==> flow/design.v <==
module alu(
input [31:0] busA,busB,		 
input [3:0]func,		 
output reg[31:0] busC,		 
output [3:0] psr		 
);
wire  neg,zero,ov;		 
wire carry;			 
wire [31:0] addition;		 
wire caover;
assign {caover,addition[30:0]}=busA[30:0]+busB[30:0]; 	 
assign {carry,addition[31]}=busA[31]+busB[31]+caover;	 
assign neg=busC[31];									 
assign ov=caover^carry;									 
assign zero=(busC==0) ? 1 : 0;							 
always@(*)
begin
case(func)
	0:busC=busA&busB;	 
	1:busC=busA|busB;	 
	2:busC=~(busA|busB);	 
	3:busC=addition;	 
	4:busC=busA;		 
	5:busC=busA&busB;	 
	6:busC=busA|busB;	 
	7:busC=~(busA|busB);	 
	8:busC=busA+busB;	 
	9:busC=busA;		 
	10:busC=busA;		 
	11:begin busC[31:13]=19'b0;busC[12:0]=busA[12:0]; end				 
	12:begin busC[12:0]=busA[12:0]; busC[31:13]= (busA[12]==1) ? 19'b1111111111111111111 : 19'b0;end 	 
	13:busC=busA+1'b1;	 
	14:busC=busA+4'b100;	 
	15:busC={busA[31],busA[31],busA[31],busA[31],busA[31],busA[31:5]};		 
	default: busC=busA;
endcase
end
assign psr = {neg,zero,ov,carry};
endmodule
		module barrel_shifter
(
	input [31:0]	data_alu, 	 
	input 		shift_right,		 
	input [4:0]	sa, 	 
	output [31:0]	z 		 
);
wire [31:0] temp_1,temp_2,temp_3,temp_4,temp_5,temp_6,temp_7,temp_8,temp_9,temp_10;
assign temp_1=data_alu<<(16*sa[4]);
assign temp_2=temp_1<<(8*sa[3]);
assign temp_3=temp_2<<(4*sa[2]);
assign temp_4=temp_3<<(2*sa[1]);
assign temp_5=temp_4<<(sa[0]);
assign temp_6=data_alu>>(16*sa[4]);
assign temp_7=temp_6>>(8*sa[3]);
assign temp_8=temp_7>>(4*sa[2]);
assign temp_9=temp_8>>(2*sa[1]);
assign temp_10=temp_9>>(sa[0]);
assign	z= (shift_right==1) ? temp_10 : temp_5;  
endmodule
module control_branch_logic(
input ir13, 
input [3:0] psr, 
input [2:0] cond, 
output reg [1:0] out 
);
parameter Next=2'b00;
parameter Jump=2'b01;
parameter Dec=2'b10;
wire n,z,v,c;
assign {n,z,v,c} = psr;  
always@(*)
	begin
		case(cond)
		0:out=Next;  
		1:if(n==1)
			out=Jump; 
		else
			out=Next;
		2:if(z==1)
			out=Jump; 
		else
			out=Next;
		3:if(v==1)
			out=Jump; 
		else
			out=Next;
		4:if(c==1)
			out=Jump; 
		else
			out=Next;
		5:if(ir13==1)
			out=Jump; 
		else
			out=Next;
		6:out=Jump; 
		7:out=Dec; 
		endcase
	end
endmodule
module control_store (
input rst,
input [10:0]	address,
output reg[40:0] mir 
);
always@(*)
begin
if (rst)
	mir=41'b10000001000000100101010010100000000000000;	
else
begin
	case(address)
0:mir=41'b10000001000000100101010010100000000000000; 
1:mir=41'b00000000000000000000000010111100000000000; 
1152:mir=41'b10010100000000000000100101011011111111111; 
1280:mir=41'b10000001000000001111000010100000000000000; 
1281:mir=41'b10010101001010100001000100000000000000000; 
1282:mir=41'b10000101000010100001000100000000000000000; 
1283:mir=41'b10000001000010100000000100011000000000000; 
1600:mir=41'b00000000000000000000000010110111001000010;
1601:mir=41'b00000010000001000000100001111011111111111;
1602:mir=41'b10010100000000100001000110000000000000000;
1603:mir=41'b00000011000010000000100001111011111111111;
1604:mir=41'b00000000000000000000000010110111001000110;
1605:mir=41'b00000010000001000000100000011011111111111;
1606:mir=41'b10010100000000100001000101100000000000000;
1607:mir=41'b00000011000010000000100000011011111111111;
1608:mir=41'b00000000000000000000000010110111001001010;
1609:mir=41'b00000010000001000000100000111011111111111;
1610:mir=41'b10010100000000100001000101100000000000000;
1611:mir=41'b00000011000010000000100000111011111111111;
1624:mir=41'b00000000000000000000000010110111001011010;
1625:mir=41'b00000010000001000000100001011011111111111;
1626:mir=41'b10010100000000100001000101100000000000000;
1627:mir=41'b00000011000010000000100001011011111111111;
1688:mir=41'b00000000000000000000000010100011010011010;
1689:mir=41'b00000010000001000000100010011011111111111;
1690:mir=41'b10010100000000100001000101100000000000000;
1691:mir=41'b00000011000010000000100010011011111111111;
1760:mir=41'b00000000000000000000000010110111011100010;
1761:mir=41'b00000010000001100000000100011000000000000;
1762:mir=41'b10010100000000100001000110000000000000000;
1763:mir=41'b00000011000010100000000100011000000000000;
1792:mir=41'b00000010000001100001000100010111100000010;
1793:mir=41'b10000101000010000000110010111011111111111;
1794:mir=41'b10010100000000100001000110000000000000000;
1795:mir=41'b00000011000010100001000100011011100000001;
1808:mir=41'b00000010000001100001000100010111100010010;
1809:mir=41'b10010100000000100101000111111000000101000;
40:mir=41'b10010100000000100101000111100000000000000;
41:mir=41'b10010100000000100101000111100000000000000;
42:mir=41'b10010100000000100101000111100000000000000;
43:mir=41'b10010100000000100101000111100000000000000;
44:mir=41'b10000100000001000000001010111011111111111;
1810:mir=41'b10010100000000100001000110000000000000000;
1811:mir=41'b00000011000010100001000100011011100010001;
1088:mir=41'b00000000000000000000000010111000000000010;
1116:mir=41'b00000000000000000000000010111000000000010;
2:mir=41'b10010100000000100001000101000000000000000;
3:mir=41'b10000100000000100001000111100000000000000;
4:mir=41'b10000100000000100001000111100000000000000;
5:mir=41'b10010100000000100101000111100000000000000;
6:mir=41'b10010100000000100101000111100000000000000;
7:mir=41'b10010100000000100101000111100000000000000;
8:mir=41'b10010101001010100101000100010100000001100;
9:mir=41'b10010101001010100101000100010100000001101;
10:mir=41'b10010101001010100101000100001000000001100;
11:mir=41'b00000000000000000000000010111011111111111;
12:mir=41'b10000001000010100000000100011000000000000;
13:mir=41'b10010101001010100101000100010100000010000;
14:mir=41'b00000000000000000000000010110000000001100;
15:mir=41'b00000000000000000000000010111011111111111;
16:mir=41'b00000000000000000000000010110100000010011;
17:mir=41'b00000000000000000000000010100100000001100;
18:mir=41'b00000000000000000000000010111011111111111;
19:mir=41'b00000000000000000000000010101100000001100;
20:mir=41'b00000000000000000000000010111011111111111;
2047:mir=41'b10000000000000100000000111011000000000000;
2046:mir=41'b11111111111111111111111111111111111111111;
default:mir=41'b10000001000000100101010010100000000000000;
endcase
end
	end
endmodule
module csai(
input ack,rst,
input [10:0] actual_addr,
output reg [10:0] next_addr
);
always@(posedge ack)
next_addr <= rst ? 11'd0:actual_addr+11'd1;
endmodule
module decoder(
input[5:0] seleccion,
output reg [37:0] habilitador
);
always@(*)
begin
	case(seleccion)
		0:habilitador=38'b00000000000000000000000000000000000000;
		1:habilitador=38'b00000000000000000000000000000000000010;
		2:habilitador=38'b00000000000000000000000000000000000100;
		3:habilitador=38'b00000000000000000000000000000000001000;
		4:habilitador=38'b00000000000000000000000000000000010000;
		5:habilitador=38'b00000000000000000000000000000000100000;
		6:habilitador=38'b00000000000000000000000000000001000000;
		7:habilitador=38'b00000000000000000000000000000010000000;
		8:habilitador=38'b00000000000000000000000000000100000000;
		9:habilitador=38'b00000000000000000000000000001000000000;
		10:habilitador=38'b00000000000000000000000000010000000000;
		11:habilitador=38'b00000000000000000000000000100000000000;
		12:habilitador=38'b00000000000000000000000001000000000000;
		13:habilitador=38'b00000000000000000000000010000000000000;
		14:habilitador=38'b00000000000000000000000100000000000000;
		15:habilitador=38'b00000000000000000000001000000000000000;
		16:habilitador=38'b00000000000000000000010000000000000000;
		17:habilitador=38'b00000000000000000000100000000000000000;
		18:habilitador=38'b00000000000000000001000000000000000000;
		19:habilitador=38'b00000000000000000010000000000000000000;
		20:habilitador=38'b00000000000000000100000000000000000000;
		21:habilitador=38'b00000000000000001000000000000000000000;
		22:habilitador=38'b00000000000000010000000000000000000000;
		23:habilitador=38'b00000000000000100000000000000000000000;
		24:habilitador=38'b00000000000001000000000000000000000000;
		25:habilitador=38'b00000000000010000000000000000000000000;
		26:habilitador=38'b00000000000100000000000000000000000000;
		27:habilitador=38'b00000000001000000000000000000000000000;
		28:habilitador=38'b00000000010000000000000000000000000000;
		29:habilitador=38'b00000000100000000000000000000000000000;
		30:habilitador=38'b00000001000000000000000000000000000000;
		31:habilitador=38'b00000010000000000000000000000000000000;
		32:habilitador=38'b00000100000000000000000000000000000000;
		33:habilitador=38'b00001000000000000000000000000000000000;
		34:habilitador=38'b00010000000000000000000000000000000000;
		35:habilitador=38'b00100000000000000000000000000000000000;
		36:habilitador=38'b01000000000000000000000000000000000000;
		37:habilitador=38'b10000000000000000000000000000000000000;
		default:habilitador=38'b00000000000000000000000000000000000000;
	endcase
end
endmodule
module m_mir(
input clk,rst,
input [40:0] in_mir, 
output reg [40:0] out_mir 
);
parameter Reset=0; 	 
parameter [40:0] Refresh=1;	 
parameter rst_mir=41'b10000001000000100101010010100000000000000; 
reg rState,sState;	 
	always@(posedge clk)
	if (rst) rState <= Reset;
	else rState <= sState;
	always @ (*)
	case (rState)
	Reset:sState=Refresh;
	Refresh:sState=Refresh; 
	default: sState = Reset;
	endcase
	always@(posedge clk)
	if (rst) out_mir<=rst_mir;
	else
	case(sState)
	Reset:begin out_mir<=rst_mir; end
	Refresh:begin out_mir<=in_mir;end
	default:begin out_mir<=rst_mir;end
	endcase
endmodule
module multiplexor #(
parameter N=4,  
parameter M=8,  
parameter P=2   
)
(
input [P-1:0]selection, 
input[M*N-1:0] datain, 
output [M-1:0] dataout 
);
wire [31:0] temp; 
assign temp= datain>>(M*selection);
assign dataout= temp;
endmodule
module mux_csa(
input [10:0] in_a, in_b, in_c,in_d, 
input [1:0]  select, 
output [10:0] out 
);
assign out=(select==2'b00)?in_a:(select==2'b01)?in_b:(select==2'b10)?in_c:in_d;
endmodule
module mux_instruction_selector #(
	parameter M=6, 
	parameter N=1 
)
(
input [N-1:0]selection,
input [M-2:0] data_1, 
input [M-1:0] data_0,
output [M-1:0] z
);
assign z=(selection==1)? data_1:data_0;
endmodule
module psr(
input ccsignal,n,z,v,c,clk,rst, 
output reg nout,zout,vout,cout
);
parameter [1:0] Reset=2'b00;  
parameter [1:0] Wait=2'b01; 
parameter [1:0] Refresh=2'b10; 
reg [1:0] rState,sState; 
	always@(posedge clk)
	if (rst) rState <= Reset;
	else rState <= sState;
	always @ (*)
	case (rState)
	Reset: sState= (!rst) ? Wait:Reset ;
	Wait:begin sState= (rst) ? Reset:(!ccsignal) ? Refresh: Wait; end
	Refresh:begin sState= rst ? Reset : ccsignal ? Wait : Refresh; end
	default: sState = Reset;
	endcase
	always@(posedge clk)
	if (rst) begin nout<=0;vout<=0;zout<=0;cout<=0;end
	else
	case(sState)
	Reset:begin nout<=0;vout<=0;zout<=0;cout<=0;end
	Wait:begin nout<=nout;vout<=vout;zout<=zout;cout<=cout;end
	Refresh:begin nout<=n;vout<=v;zout<=z;cout<=c;end
	default:begin nout<=nout;vout<=vout;zout<=zout;cout<=cout;end
	endcase
endmodule
module registro (
	input clk,writer,rst,
	input [31:0] datain,
	output [31:0] dataout
);
reg [31:0] datareg;
	assign dataout=datareg;
always@(posedge clk)
begin
	if(rst)
	 datareg<=0;
	else if(writer)
	 datareg<=datain;
end
endmodule
module shifter
(
	input[31:0]	data_alu,
	input[4:0]	bus_b,
	input[3:0]	func,
	output [31:0]z	
);
wire [4:0] w_sa;
wire w_shift_right;
shifter_control sc(
.func(func),
.bus_b(bus_b[4:0]),
.shift_right(w_shift_right),
.sa(w_sa)
);
barrel_shifter bs(
.data_alu(data_alu),
.shift_right(w_shift_right),
.sa(w_sa),
.z(z)
);
endmodule
module shifter_control 
(
	input [3:0]	func,  
	input [4:0]	bus_b,  
	output reg	shift_right,  
	output reg[4:0] sa  
);
always@(*)
begin
	case(func)
	4: 	 begin shift_right=1'b1; sa=bus_b; end 
	9: 	 begin shift_right=1'b0; sa=2; end 
	10:	 begin shift_right=1'b0; sa=10; end 
	default: begin shift_right=1'b0; sa=0; end 
	endcase
end
endmodule
module control_section(
input clk,rst,
input [31:0] ir,
input [3:0] w_psr,  
output [40:0]mir
);
wire [40:0] w_mir,w_mir_in;
wire [10:0] w_ir_addr;
wire [10:0] 
	    w_next_addr, 
	    w_cs_addr; 
wire w_ir13;  
wire [2:0] w_cond;  
wire [1:0] w_sel_csa;  
assign w_ir13=ir[13];
assign w_cond=w_mir[13:11];
assign w_ir_addr={1'b1,ir[31:30],ir[24:19],2'b00};
assign mir=w_mir;
csai csai(
.actual_addr(w_cs_addr),
.ack(clk),
.rst(rst),
.next_addr(w_next_addr)
);
control_branch_logic cbl(
.ir13(w_ir13),
.psr(w_psr),
.cond(w_cond),
.out(w_sel_csa)
);
mux_csa csa_m(
.select(w_sel_csa),
.in_a(w_next_addr),
.in_b(w_mir[10:0]),
.in_c(w_ir_addr),
.in_d(0),
.out(w_cs_addr)
);
control_store cs(
.rst(rst),
.mir(w_mir_in),
.address(w_cs_addr)
);
m_mir mmir(
.in_mir(w_mir_in),
.clk(clk),
.rst(rst),
.out_mir(w_mir)
);
endmodule
module datapath #(
parameter R=16  
)
(
input clk,rst,
input [40:0] mir,
input [31:0] data_MM,  
output [31:0]	w_ir,
		busA,
		busB,
output [7:0] data,
output [3:0] w_psr
);
wire [5:0]	w_mux_a,    
		w_mux_b,    
		w_dec_c;    
wire [3:0]	w_flags;      
wire [31:0]	w_bus_a,
		w_data_alu,
		w_data_shifter,
		w_bus_b,
		w_bus_c;      
wire [37:0]		w_writer;   
wire [(32*(R+6)-1):0] 	w_data_reg;  
wire [31:0]		w_data_ir;   
wire [4:0]		w_auxiliar_a,
			w_auxiliar_b; 
assign w_data_reg[(R+6)*32-1:(R+5)*32]=w_data_ir;
assign w_ir=w_data_ir;
assign busA = w_bus_a;
assign busB = w_bus_b;
assign w_data_reg[31:0] = 0;
	registro reg_1(
		.rst(rst),			
		.clk(clk),
		.writer(w_writer[1]),
		.datain(w_bus_c),
		.dataout(w_data_reg[32*(2)-1:32*(1)])
		);
	registro reg_2(
		.rst(rst),			
		.clk(clk),
		.writer(w_writer[2]),
		.datain(w_bus_c),
		.dataout(w_data_reg[32*(3)-1:32*(2)])
		);
	registro reg_3(
		.rst(rst),			
		.clk(clk),
		.writer(w_writer[3]),
		.datain(w_bus_c),
		.dataout(w_data_reg[32*(4)-1:32*(3)])
		);
	registro reg_4(
		.rst(rst),			
		.clk(clk),
		.writer(w_writer[4]),
		.datain(w_bus_c),
		.dataout(w_data_reg[32*(5)-1:32*(4)])
		);
	registro reg_5(
		.rst(rst),			
		.clk(clk),
		.writer(w_writer[5]),
		.datain(w_bus_c),
		.dataout(w_data_reg[32*(6)-1:32*(5)])
		);
	registro reg_6(
		.rst(rst),			
		.clk(clk),
		.writer(w_writer[6]),
		.datain(w_bus_c),
		.dataout(w_data_reg[32*(7)-1:32*(6)])
		);
	registro reg_7(
		.rst(rst),			
		.clk(clk),
		.writer(w_writer[7]),
		.datain(w_bus_c),
		.dataout(w_data_reg[32*(8)-1:32*(7)])
		);
	registro reg_8(
		.rst(rst),			
		.clk(clk),
		.writer(w_writer[8]),
		.datain(w_bus_c),
		.dataout(w_data_reg[32*(9)-1:32*(8)])
		);
	registro reg_9(
		.rst(rst),			
		.clk(clk),
		.writer(w_writer[9]),
		.datain(w_bus_c),
		.dataout(w_data_reg[32*(10)-1:32*(9)])
		);
	registro reg_10(
		.rst(rst),			
		.clk(clk),
		.writer(w_writer[10]),
		.datain(w_bus_c),
		.dataout(w_data_reg[32*(11)-1:32*(10)])
		);
	registro reg_11(
		.rst(rst),			
		.clk(clk),
		.writer(w_writer[11]),
		.datain(w_bus_c),
		.dataout(w_data_reg[32*(12)-1:32*(11)])
		);
	registro reg_12(
		.rst(rst),			
		.clk(clk),
		.writer(w_writer[12]),
		.datain(w_bus_c),
		.dataout(w_data_reg[32*(13)-1:32*(12)])
		);
	registro reg_13(
		.rst(rst),			
		.clk(clk),
		.writer(w_writer[13]),
		.datain(w_bus_c),
		.dataout(w_data_reg[32*(14)-1:32*(13)])
		);
	registro reg_14(
		.rst(rst),			
		.clk(clk),
		.writer(w_writer[14]),
		.datain(w_bus_c),
		.dataout(w_data_reg[32*(15)-1:32*(14)])
		);
	registro reg_15(
		.rst(rst),			
		.clk(clk),
		.writer(w_writer[15]),
		.datain(w_bus_c),
		.dataout(w_data_reg[32*(16)-1:32*(15)])
		);
	registro pc(
		.rst(rst),
		.clk(clk),
		.writer(w_writer[R+16]),
		.datain(w_bus_c),
		.dataout(w_data_reg[32*(R+1)-1:32*(R)])
		);
	registro temp_0(
		.rst(rst),
		.clk(clk),
		.writer(w_writer[R+1+16]),
		.datain(w_bus_c),
		.dataout(w_data_reg[32*(R+2)-1:32*(R+1)])
		);
	registro temp_1(
		.rst(rst),
		.clk(clk),
		.writer(w_writer[R+2+16]),
		.datain(w_bus_c),
		.dataout(w_data_reg[32*(R+3)-1:32*(R+2)])
		);
	registro temp_2(
		.rst(rst),
		.clk(clk),
		.writer(w_writer[R+3+16]),
		.datain(w_bus_c),
		.dataout(w_data_reg[32*(R+4)-1:32*(R+3)])
		);
	registro temp_3(
		.rst(rst),
		.clk(clk),
		.writer(w_writer[R+4+16]),
		.datain(w_bus_c),
		.dataout(w_data_reg[32*(R+5)-1:32*(R+4)])
		);
	registro ir(
		.rst(rst),	
		.clk(clk),
		.writer(w_writer[R+5+16]),
		.datain(w_bus_c),
		.dataout(w_data_ir)
		);
	mux_instruction_selector #(.M(6)) mux_is_a(
		.selection(mir[34]),
		.data_0(mir[40:35]), 
		.data_1(w_data_ir[18:14]),  
		.z(w_mux_a)
	);
	mux_instruction_selector #(.M(6)) mux_is_b(
		.selection(mir[27]),
		.data_0(mir[33:28]),
		.data_1(w_data_ir[4:0]),  
		.z(w_mux_b)
	);
	mux_instruction_selector #(.M(6)) mux_is_c(
		.selection(mir[20]),
		.data_0(mir[26:21]),
		.data_1(w_data_ir[29:25]),  
		.z(w_dec_c)
	);
	assign w_auxiliar_a = (w_mux_a<16) ? w_mux_a : w_mux_a-6'b010000;
	assign w_auxiliar_b = (w_mux_b<16) ? w_mux_b : w_mux_b-6'b010000;
	multiplexor #(
		.N(22),  
		.M(32),  
		.P(5)    
		)
	selectionA(
		.selection(w_auxiliar_a),
		.datain(w_data_reg),
		.dataout(w_bus_a)
		);
	multiplexor #(
		.N(22),  
		.M(32),  
		.P(5)    
		)
	selectionB(
		.selection(w_auxiliar_b),
		.datain(w_data_reg),
		.dataout(w_bus_b)
		);
	multiplexor #(
		.N(2),  
		.M(32),  
		.P(1)    
		)
	selectionC(
		.selection(mir[19]),
		.datain({data_MM,w_data_shifter}),
		.dataout(w_bus_c)
		);
	decoder dec_c(
		.seleccion(w_dec_c),
		.habilitador(w_writer)
		);
	alu alu_1(
		.busA(w_bus_a),
		.busB(w_bus_b), 
		.func(mir[17:14]), 
		.busC(w_data_alu), 
		.psr(w_flags) 
		);
	psr psr(
		.clk(clk),
		.rst(rst),
		.ccsignal(mir[17]|mir[16]),
		.n(w_flags[3]),
		.z(w_flags[2]),
		.v(w_flags[1]),
		.c(w_flags[0]),
		.nout(w_psr[3]),
		.zout(w_psr[2]),
		.vout(w_psr[1]),
		.cout(w_psr[0])
		);
	shifter shift(
	.data_alu(w_data_alu),
	.bus_b(w_bus_b[4:0]),
	.func(mir[17:14]),
	.z(w_data_shifter)
	);
assign data=w_data_reg[32*(3)+7:32*(3)];
endmodule
module arc_core (
	input         clk,
	input         rst,         
	input  [31:0] mem_rdata,   
	output [31:0] mem_addr,    
	output [31:0] mem_wdata,   
	output        mem_rd,
	output        mem_wr
);
wire [31:0] w_ir;
wire [40:0] w_mir;
wire [3:0]  w_psr;
wire [31:0] w_bus_a, w_bus_b;
wire [7:0]  w_data_unused;
	control_section cs(
		.rst(rst),
		.clk(clk),
		.ir(w_ir),
		.w_psr(w_psr),
		.mir(w_mir)
		);
	datapath dapa (
		.rst(rst),
		.clk(clk),
		.mir(w_mir),
		.data_MM(mem_rdata),
		.w_psr(w_psr),
		.w_ir(w_ir),
		.busA(w_bus_a),
		.busB(w_bus_b),
		.data(w_data_unused)
		);
assign mem_addr  = w_bus_a;
assign mem_wdata = w_bus_b;
assign mem_rd    = w_mir[19];
assign mem_wr    = w_mir[18];
endmodule
From RTL to reports: arc_core
The steps from the RTL of arc_core to its reports follow in flow order.
Line numbers count from 1 in the design file above.
A cell with -- has no value.
Set-up
  top: arc_core
  clock port: clk
  standard-cell library: sky130hd
  timing corner: tt_025C_1v80

Elaborated design
Yosys after proc, flatten, opt, wreduce and memory -nomap, before mapping. Memory bits, and registers merged into a memory's read port (data or address), are not among the register bits. Print and check cells are not counted. Equal cells are merged and count once.
Memory sizes are those after Yosys's memory passes, which may raise the word count (mostly to a power of two), join words into wider ones and drop unused or constant bits.
Bit counts
  bits of input ports: 34
  clocked read ports x word width: 0
  memory bits (read-only): 2368
  bits in latches: 0
  memory bits (writable): 0
  elaborated cells: 201
  memories: 1
  register bits: 730
Cells by class
  div/mod/pow operators: 0
  order comparisons: 2
  shift operators: 13
  reductions and logical operators: 20
  mux-type cells: 30
  bitwise logic cells: 5
  $mul: 0
  $add $sub $neg: 9
  equality and inequality tests: 93
Memory list
  (name not given): words 64, width 37, read ports 1, wr ports 0, RTL line 198  | case(seleccion)
Operators with widths (count)
  41-bit parallel mux with 48-bit select: 1
  704-bit by 10-bit >> shifter with 32-bit output: 2
  11-bit equality test (second input constant): 41
  19-bit parallel mux with 11-bit select: 1
  13-bit parallel mux with 9-bit select: 1
  11-bit by 4-bit equality test with 1-bit output (second input constant): 8
  64-bit by 6-bit >> shifter with 32-bit output: 1
  11-bit by 5-bit equality test with 1-bit output (second input constant): 5
  11-bit by 6-bit equality test with 1-bit output (second input constant): 5
  11-bit by 3-bit equality test with 1-bit output (second input constant): 4
  11-bit two-way mux: 3
  31-bit by 31-bit adder with 32-bit output: 1
  32-bit by 1-bit adder with 32-bit output (second input constant): 1
  32-bit by 1-bit << shifter with 32-bit output: 1
  32-bit by 1-bit >> shifter with 32-bit output: 1
  32-bit by 2-bit << shifter with 32-bit output: 1
  32-bit by 2-bit >> shifter with 32-bit output: 1
  32-bit by 3-bit adder with 32-bit output (second input constant): 1
  32-bit by 3-bit << shifter with 32-bit output: 1
  32-bit by 3-bit >> shifter with 32-bit output: 1
  32-bit adder: 1
  32-bit bitwise AND: 1
  32-bit OR: 1
  32-bit by 4-bit << shifter with 32-bit output: 1
  32-bit by 4-bit >> shifter with 32-bit output: 1
  32-bit by 5-bit << shifter with 32-bit output: 1
  32-bit by 5-bit >> shifter with 32-bit output: 1
  32-bit inverter: 1
Not listed: further kinds 38, cells in them 83.

Depth
Depth = most cells in a row (Yosys ltp): at word level without a register or memory, in the mapped netlist without a sequential cell, where the memories' decode and read muxes count.
Depth
  depth after elaboration: 14
  ABC_AREA: 1
  gate-level depth with buffers: 49
  depth with buffers taken out: 42

Mapped cells and area
The flow's flattened synthesis, as Yosys stat reports it; memories are mapped. The netlist is that of the ABC_AREA named above (0 if unset); the other value can give another one.
Synthesis totals
  mapped cells: 7567
  buffer cells: 598
  flip-flop cells: 723
  area of sequential cells: 14473.9 um2
  mapped area: 48091.1 um2
Cell types (count)
  sky130_fd_sc_hd__dfxtp_1: 723
  sky130_fd_sc_hd__nand2_1: 1601
  sky130_fd_sc_hd__nand3_1: 1119
  sky130_fd_sc_hd__o21ai_0: 1005
  sky130_fd_sc_hd__a21oi_1: 604
  sky130_fd_sc_hd__nor2_1: 542
  sky130_fd_sc_hd__inv_1: 501
  sky130_fd_sc_hd__a21oi_2: 148
  sky130_fd_sc_hd__clkbuf_1: 326
  sky130_fd_sc_hd__ha_1: 70
  sky130_fd_sc_hd__buf_6: 68
  sky130_fd_sc_hd__buf_2: 118
  sky130_fd_sc_hd__o21ai_1: 95
  sky130_fd_sc_hd__o211ai_1: 47
  sky130_fd_sc_hd__nand4_1: 49
  sky130_fd_sc_hd__o221ai_1: 35
  sky130_fd_sc_hd__nand2_2: 47
  sky130_fd_sc_hd__buf_4: 38
Not listed: further types 57, cells in them 431.

Timing after synthesis
OpenSTA on the mapped netlist: ideal clock, no wires. The path of least setup slack (recovery checks aside). Input and output delay are each 20% of the period. Register names are those of the netlist, which keeps one name where synthesis merged equal registers.
Path post-synthesis
  kind: register -> register
  start: reg cs.mmir.out_mir[27]
  end: reg dapa.reg_10.datareg[9]
  period: 12.0 ns
  driving pins on the path: 45
  buffers on the path: 8
  delay of the path: 6.508 ns
  launch time at the first pin: 0.000 ns
  slack: 5.492 ns
  arrival: 6.367 ns
  period reached after synthesis: 6.508 ns
"delay of the path" = arrival - input delay + setup time.
"driving pins on the path" counts driving pins, that of a launching flip-flop among them; a cell with two outputs on the path counts twice.
"period reached after synthesis" = period - worst setup slack (recovery checks aside). The figure is calculated, with input and output delays left at 20% of the set period.
At most two assigning lines are given for a register; there are more.
Between the ends, post-synthesis
  cells stage by stage: sky130_fd_sc_hd__dfxtp_1 sky130_fd_sc_hd__buf_2 sky130_fd_sc_hd__inv_1 sky130_fd_sc_hd__nand2_1 sky130_fd_sc_hd__o21ai_1 sky130_fd_sc_hd__buf_2 sky130_fd_sc_hd__buf_2 sky130_fd_sc_hd__buf_2 sky130_fd_sc_hd__clkbuf_1 sky130_fd_sc_hd__clkbuf_1 sky130_fd_sc_hd__clkbuf_1 sky130_fd_sc_hd__nand2_1 sky130_fd_sc_hd__nand3_1 sky130_fd_sc_hd__nand3_1 sky130_fd_sc_hd__a31o_2 sky130_fd_sc_hd__o21ai_0 sky130_fd_sc_hd__ha_1 sky130_fd_sc_hd__inv_1 [... 9 more ...] sky130_fd_sc_hd__inv_1 sky130_fd_sc_hd__fa_1 sky130_fd_sc_hd__inv_1 sky130_fd_sc_hd__nand2_1 sky130_fd_sc_hd__nand2_1 sky130_fd_sc_hd__nor2_1 sky130_fd_sc_hd__nand3_1 sky130_fd_sc_hd__a211oi_1 sky130_fd_sc_hd__nand3_2 sky130_fd_sc_hd__nand3_1 sky130_fd_sc_hd__nand3_1 sky130_fd_sc_hd__nand3_1 sky130_fd_sc_hd__nand3_1 sky130_fd_sc_hd__nand3_1 sky130_fd_sc_hd__nand3_1 sky130_fd_sc_hd__o21ai_2 sky130_fd_sc_hd__buf_6 sky130_fd_sc_hd__a21oi_1
Ends and longest elaborated chain, post-synthesis
  from (decl): RTL line 244  | output reg [40:0] out_mir
  from (assign): RTL line 260  | if (rst) out_mir<=rst_mir;
  from (assign): RTL line 263  | Reset:begin out_mir<=rst_mir; end
  to (assign): RTL line 339  | datareg<=0;
  to (assign): RTL line 341  | datareg<=datain;
  to (decl): RTL line 334  | reg [31:0] datareg;
No chain of elaborated cells between the ends is given.

Timing after layout
Path of least setup slack in the final report of run 2 (OpenROAD, finished layout, wires in). Where an end is a register, its clock arrival counts in the times.
Path after layout
  kind: register -> register
  start: reg cs.mmir.out_mir[27]
  end: reg dapa.reg_7.datareg[8]
  buffers on the path: 2
  launch time at the first pin: 0.72 ns
  arrival: 9.29 ns
  driving pins on the path: 38
  slack: 3.85 ns
  period: 12.6 ns
At most two assigning lines are given for a register; there are more.
Between the ends, after layout
  cells stage by stage: sky130_fd_sc_hd__dfxtp_1 sky130_fd_sc_hd__nor2_1 sky130_fd_sc_hd__a21oi_4 sky130_fd_sc_hd__buf_6 sky130_fd_sc_hd__buf_12 sky130_fd_sc_hd__a21oi_1 sky130_fd_sc_hd__a311oi_1 sky130_fd_sc_hd__a311oi_1 sky130_fd_sc_hd__a31o_2 sky130_fd_sc_hd__o21ai_0 sky130_fd_sc_hd__ha_1 sky130_fd_sc_hd__inv_1 sky130_fd_sc_hd__o21ai_0 sky130_fd_sc_hd__a21boi_0 sky130_fd_sc_hd__nand3_1 sky130_fd_sc_hd__nand3_1 sky130_fd_sc_hd__nand2_1 sky130_fd_sc_hd__a21oi_1 [... 2 more ...] sky130_fd_sc_hd__nand2_1 sky130_fd_sc_hd__inv_1 sky130_fd_sc_hd__fa_1 sky130_fd_sc_hd__inv_1 sky130_fd_sc_hd__nand2_1 sky130_fd_sc_hd__nand2_1 sky130_fd_sc_hd__nor2_1 sky130_fd_sc_hd__nand3_1 sky130_fd_sc_hd__a211oi_1 sky130_fd_sc_hd__nand3_2 sky130_fd_sc_hd__nand3_1 sky130_fd_sc_hd__nand3_1 sky130_fd_sc_hd__nand3_1 sky130_fd_sc_hd__nand3_1 sky130_fd_sc_hd__nand3_1 sky130_fd_sc_hd__nand3b_1 sky130_fd_sc_hd__nand2_2 sky130_fd_sc_hd__a21oi_1
Ends and longest elaborated chain, after layout
  from (decl): RTL line 244  | output reg [40:0] out_mir
  from (assign): RTL line 260  | if (rst) out_mir<=rst_mir;
  from (assign): RTL line 263  | Reset:begin out_mir<=rst_mir; end
  to (assign): RTL line 339  | datareg<=0;
  to (assign): RTL line 341  | datareg<=datain;
  to (decl): RTL line 334  | reg [31:0] datareg;
No chain of elaborated cells between the ends is given.

Flow measurements of arc_core on sky130hd: 4 stored runs with different settings, listed in no order. Input and output delays are each 20% of the period that was set; the output load is 0.01 pF.
"achieved clock period (ns)" is the run's clock period less its worst setup slack. It is reckoned from that one timing run; input and output delays stay at 20% of the period that was set.
By "worst setup path time (ns)" is meant the share of the clock period that the worst setup path is allowed (20% is reserved at inputs, 20% at outputs), minus its slack. Clock arrival times at its registers enter into it.
By "finish__power__total" is meant OpenSTA's value without simulated activity: inputs other than the clock are taken to toggle once in ten clock periods, and the tool carries that through the logic.

Flow files of run 1
==> flow/run.sh <==
#!/bin/bash
# the make line also repeats the synthesis and layout settings of config.mk as NAME=value (left out here)
make -C /OpenROAD-flow-scripts/flow DESIGN_CONFIG=/design/flow/config.mk WORK_HOME=/design/flow/orfs CLKGATE_MAP_FILE= finish
==> flow/config.mk <==
export PLATFORM = sky130hd
export DESIGN_NAME = arc_core
export DESIGN_NICKNAME = arc_core
export VERILOG_FILES = /design/flow/design.v
export SDC_FILE = /design/flow/constraint.sdc
export NUM_CORES = 4
export LEC_CHECK = 0
export ABC_AREA = 1
export CAP_MARGIN = 10
export CELL_PAD_IN_SITES_DETAIL_PLACEMENT = 0
export CELL_PAD_IN_SITES_GLOBAL_PLACEMENT = 3
export CORE_MARGIN = 2
export CORE_UTILIZATION = 40
export GPL_TIMING_DRIVEN = 0
export MIN_ROUTING_LAYER = met2
export PLACE_DENSITY_LB_ADDON = 0.29
export SETUP_SLACK_MARGIN = 3.36
export SLEW_MARGIN = 20
export TNS_END_PERCENT = 15
==> flow/constraint.sdc <==
create_clock -name core_clock -period 12.0 [get_ports {clk}]
set_input_delay 2.4000 -clock core_clock [delete_from_list [all_inputs] [get_ports {clk}]]
set_output_delay 2.4000 -clock core_clock [all_outputs]
set_load 0.01 [all_outputs]

report of run 1: did not finish, place, FLW-0024

Flow files of run 2
==> flow/run.sh <==
#!/bin/bash
# the make line also repeats the synthesis and layout settings of config.mk as NAME=value (left out here)
make -C /OpenROAD-flow-scripts/flow DESIGN_CONFIG=/design/flow/config.mk WORK_HOME=/design/flow/orfs CLKGATE_MAP_FILE= finish
==> flow/config.mk <==
export PLATFORM = sky130hd
export DESIGN_NAME = arc_core
export DESIGN_NICKNAME = arc_core
export VERILOG_FILES = /design/flow/design.v
export SDC_FILE = /design/flow/constraint.sdc
export NUM_CORES = 4
export LEC_CHECK = 0
export ABC_AREA = 1
export CAP_MARGIN = 40
export CELL_PAD_IN_SITES_DETAIL_PLACEMENT = 0
export CORE_MARGIN = 2
export CORE_UTILIZATION = 30
export CTS_CLUSTER_DIAMETER = 114
export GPL_ROUTABILITY_DRIVEN = 0
export GPL_TIMING_DRIVEN = 1
export MAX_ROUTING_LAYER = met4
export PLACE_DENSITY_LB_ADDON = 0.27
export SETUP_SLACK_MARGIN = 3.32
export SLEW_MARGIN = 20
export TNS_END_PERCENT = 100
==> flow/constraint.sdc <==
create_clock -name core_clock -period 12.6 [get_ports {clk}]
set_input_delay 2.5200 -clock core_clock [delete_from_list [all_inputs] [get_ports {clk}]]
set_output_delay 2.5200 -clock core_clock [all_outputs]
set_load 0.01 [all_outputs]

report of run 2
yosys chip area after synthesis (um^2): 48091.1
finish__design__die__area: 163523.0
finish__design__instance__area__stdcell: 53156.0
finish__design__instance__utilization: 0.3349
finish__timing__setup__ws: 3.848
finish__timing__setup__tns: 0.000
finish__timing__hold__ws: 0.436
finish__power__total: 7.351e-03
achieved clock period (ns): 8.752
worst setup path time (ns): 8.75
worst setup path kind: register -> register

Flow files of run 3
==> flow/run.sh <==
#!/bin/bash
# the make line also repeats the synthesis and layout settings of config.mk as NAME=value (left out here)
make -C /OpenROAD-flow-scripts/flow DESIGN_CONFIG=/design/flow/config.mk WORK_HOME=/design/flow/orfs CLKGATE_MAP_FILE= finish
==> flow/config.mk <==
export PLATFORM = sky130hd
export DESIGN_NAME = arc_core
export DESIGN_NICKNAME = arc_core
export VERILOG_FILES = /design/flow/design.v
export SDC_FILE = /design/flow/constraint.sdc
export NUM_CORES = 4
export LEC_CHECK = 0
export ABC_AREA = 0
export CAP_MARGIN = 20
export CELL_PAD_IN_SITES_DETAIL_PLACEMENT = 0
export CORE_MARGIN = 2
export CORE_UTILIZATION = 27
export GPL_TIMING_DRIVEN = 1
export MAX_ROUTING_LAYER = met4
export PLACE_DENSITY = 0.41
export SETUP_SLACK_MARGIN = 1.1
export SLEW_MARGIN = 20
==> flow/constraint.sdc <==
create_clock -name core_clock -period 7.33 [get_ports {clk}]
set_input_delay 1.4660 -clock core_clock [delete_from_list [all_inputs] [get_ports {clk}]]
set_output_delay 1.4660 -clock core_clock [all_outputs]
set_load 0.01 [all_outputs]

report of run 3
yosys chip area after synthesis (um^2): 44594.0
finish__design__die__area: 168428.0
finish__design__instance__area__stdcell: 61216.2
finish__design__instance__utilization: 0.3723
finish__timing__setup__ws: -0.098
finish__timing__setup__tns: -2.947
finish__timing__hold__ws: 0.467
finish__power__total: 1.359e-02
achieved clock period (ns): 7.428
worst setup path time (ns): 7.43
worst setup path kind: register -> register

Flow files of run 4
==> flow/run.sh <==
#!/bin/bash
# the make line also repeats the synthesis and layout settings of config.mk as NAME=value (left out here)
make -C /OpenROAD-flow-scripts/flow DESIGN_CONFIG=/design/flow/config.mk WORK_HOME=/design/flow/orfs CLKGATE_MAP_FILE= finish
==> flow/config.mk <==
export PLATFORM = sky130hd
export DESIGN_NAME = arc_core
export DESIGN_NICKNAME = arc_core
export VERILOG_FILES = /design/flow/design.v
export SDC_FILE = /design/flow/constraint.sdc
export NUM_CORES = 4
export LEC_CHECK = 0
export ABC_AREA = 0
export CAP_MARGIN = 20
export CELL_PAD_IN_SITES_DETAIL_PLACEMENT = 0
export CORE_ASPECT_RATIO = 0.82
export CORE_MARGIN = 10
export CORE_UTILIZATION = 26
export CTS_CLUSTER_SIZE = 43
export GPL_ROUTABILITY_DRIVEN = 1
export GPL_TIMING_DRIVEN = 1
export HOLD_SLACK_MARGIN = 0.25
export PLACE_DENSITY_LB_ADDON = 0.29
export SETUP_SLACK_MARGIN = 1.52
export SLEW_MARGIN = 20
export TNS_END_PERCENT = 20
==> flow/constraint.sdc <==
create_clock -name core_clock -period 10.9 [get_ports {clk}]
set_input_delay 2.1800 -clock core_clock [delete_from_list [all_inputs] [get_ports {clk}]]
set_output_delay 2.1800 -clock core_clock [all_outputs]
set_load 0.01 [all_outputs]

report of run 4
yosys chip area after synthesis (um^2): 44594.0
finish__design__die__area: 188563.0
finish__design__instance__area__stdcell: 50851.3
finish__design__instance__utilization: 0.2987
finish__timing__setup__ws: 1.683
finish__timing__setup__tns: 0.000
finish__timing__hold__ws: 0.457
finish__power__total: 7.834e-03
achieved clock period (ns): 9.217
worst setup path time (ns): 9.22
worst setup path kind: register -> register
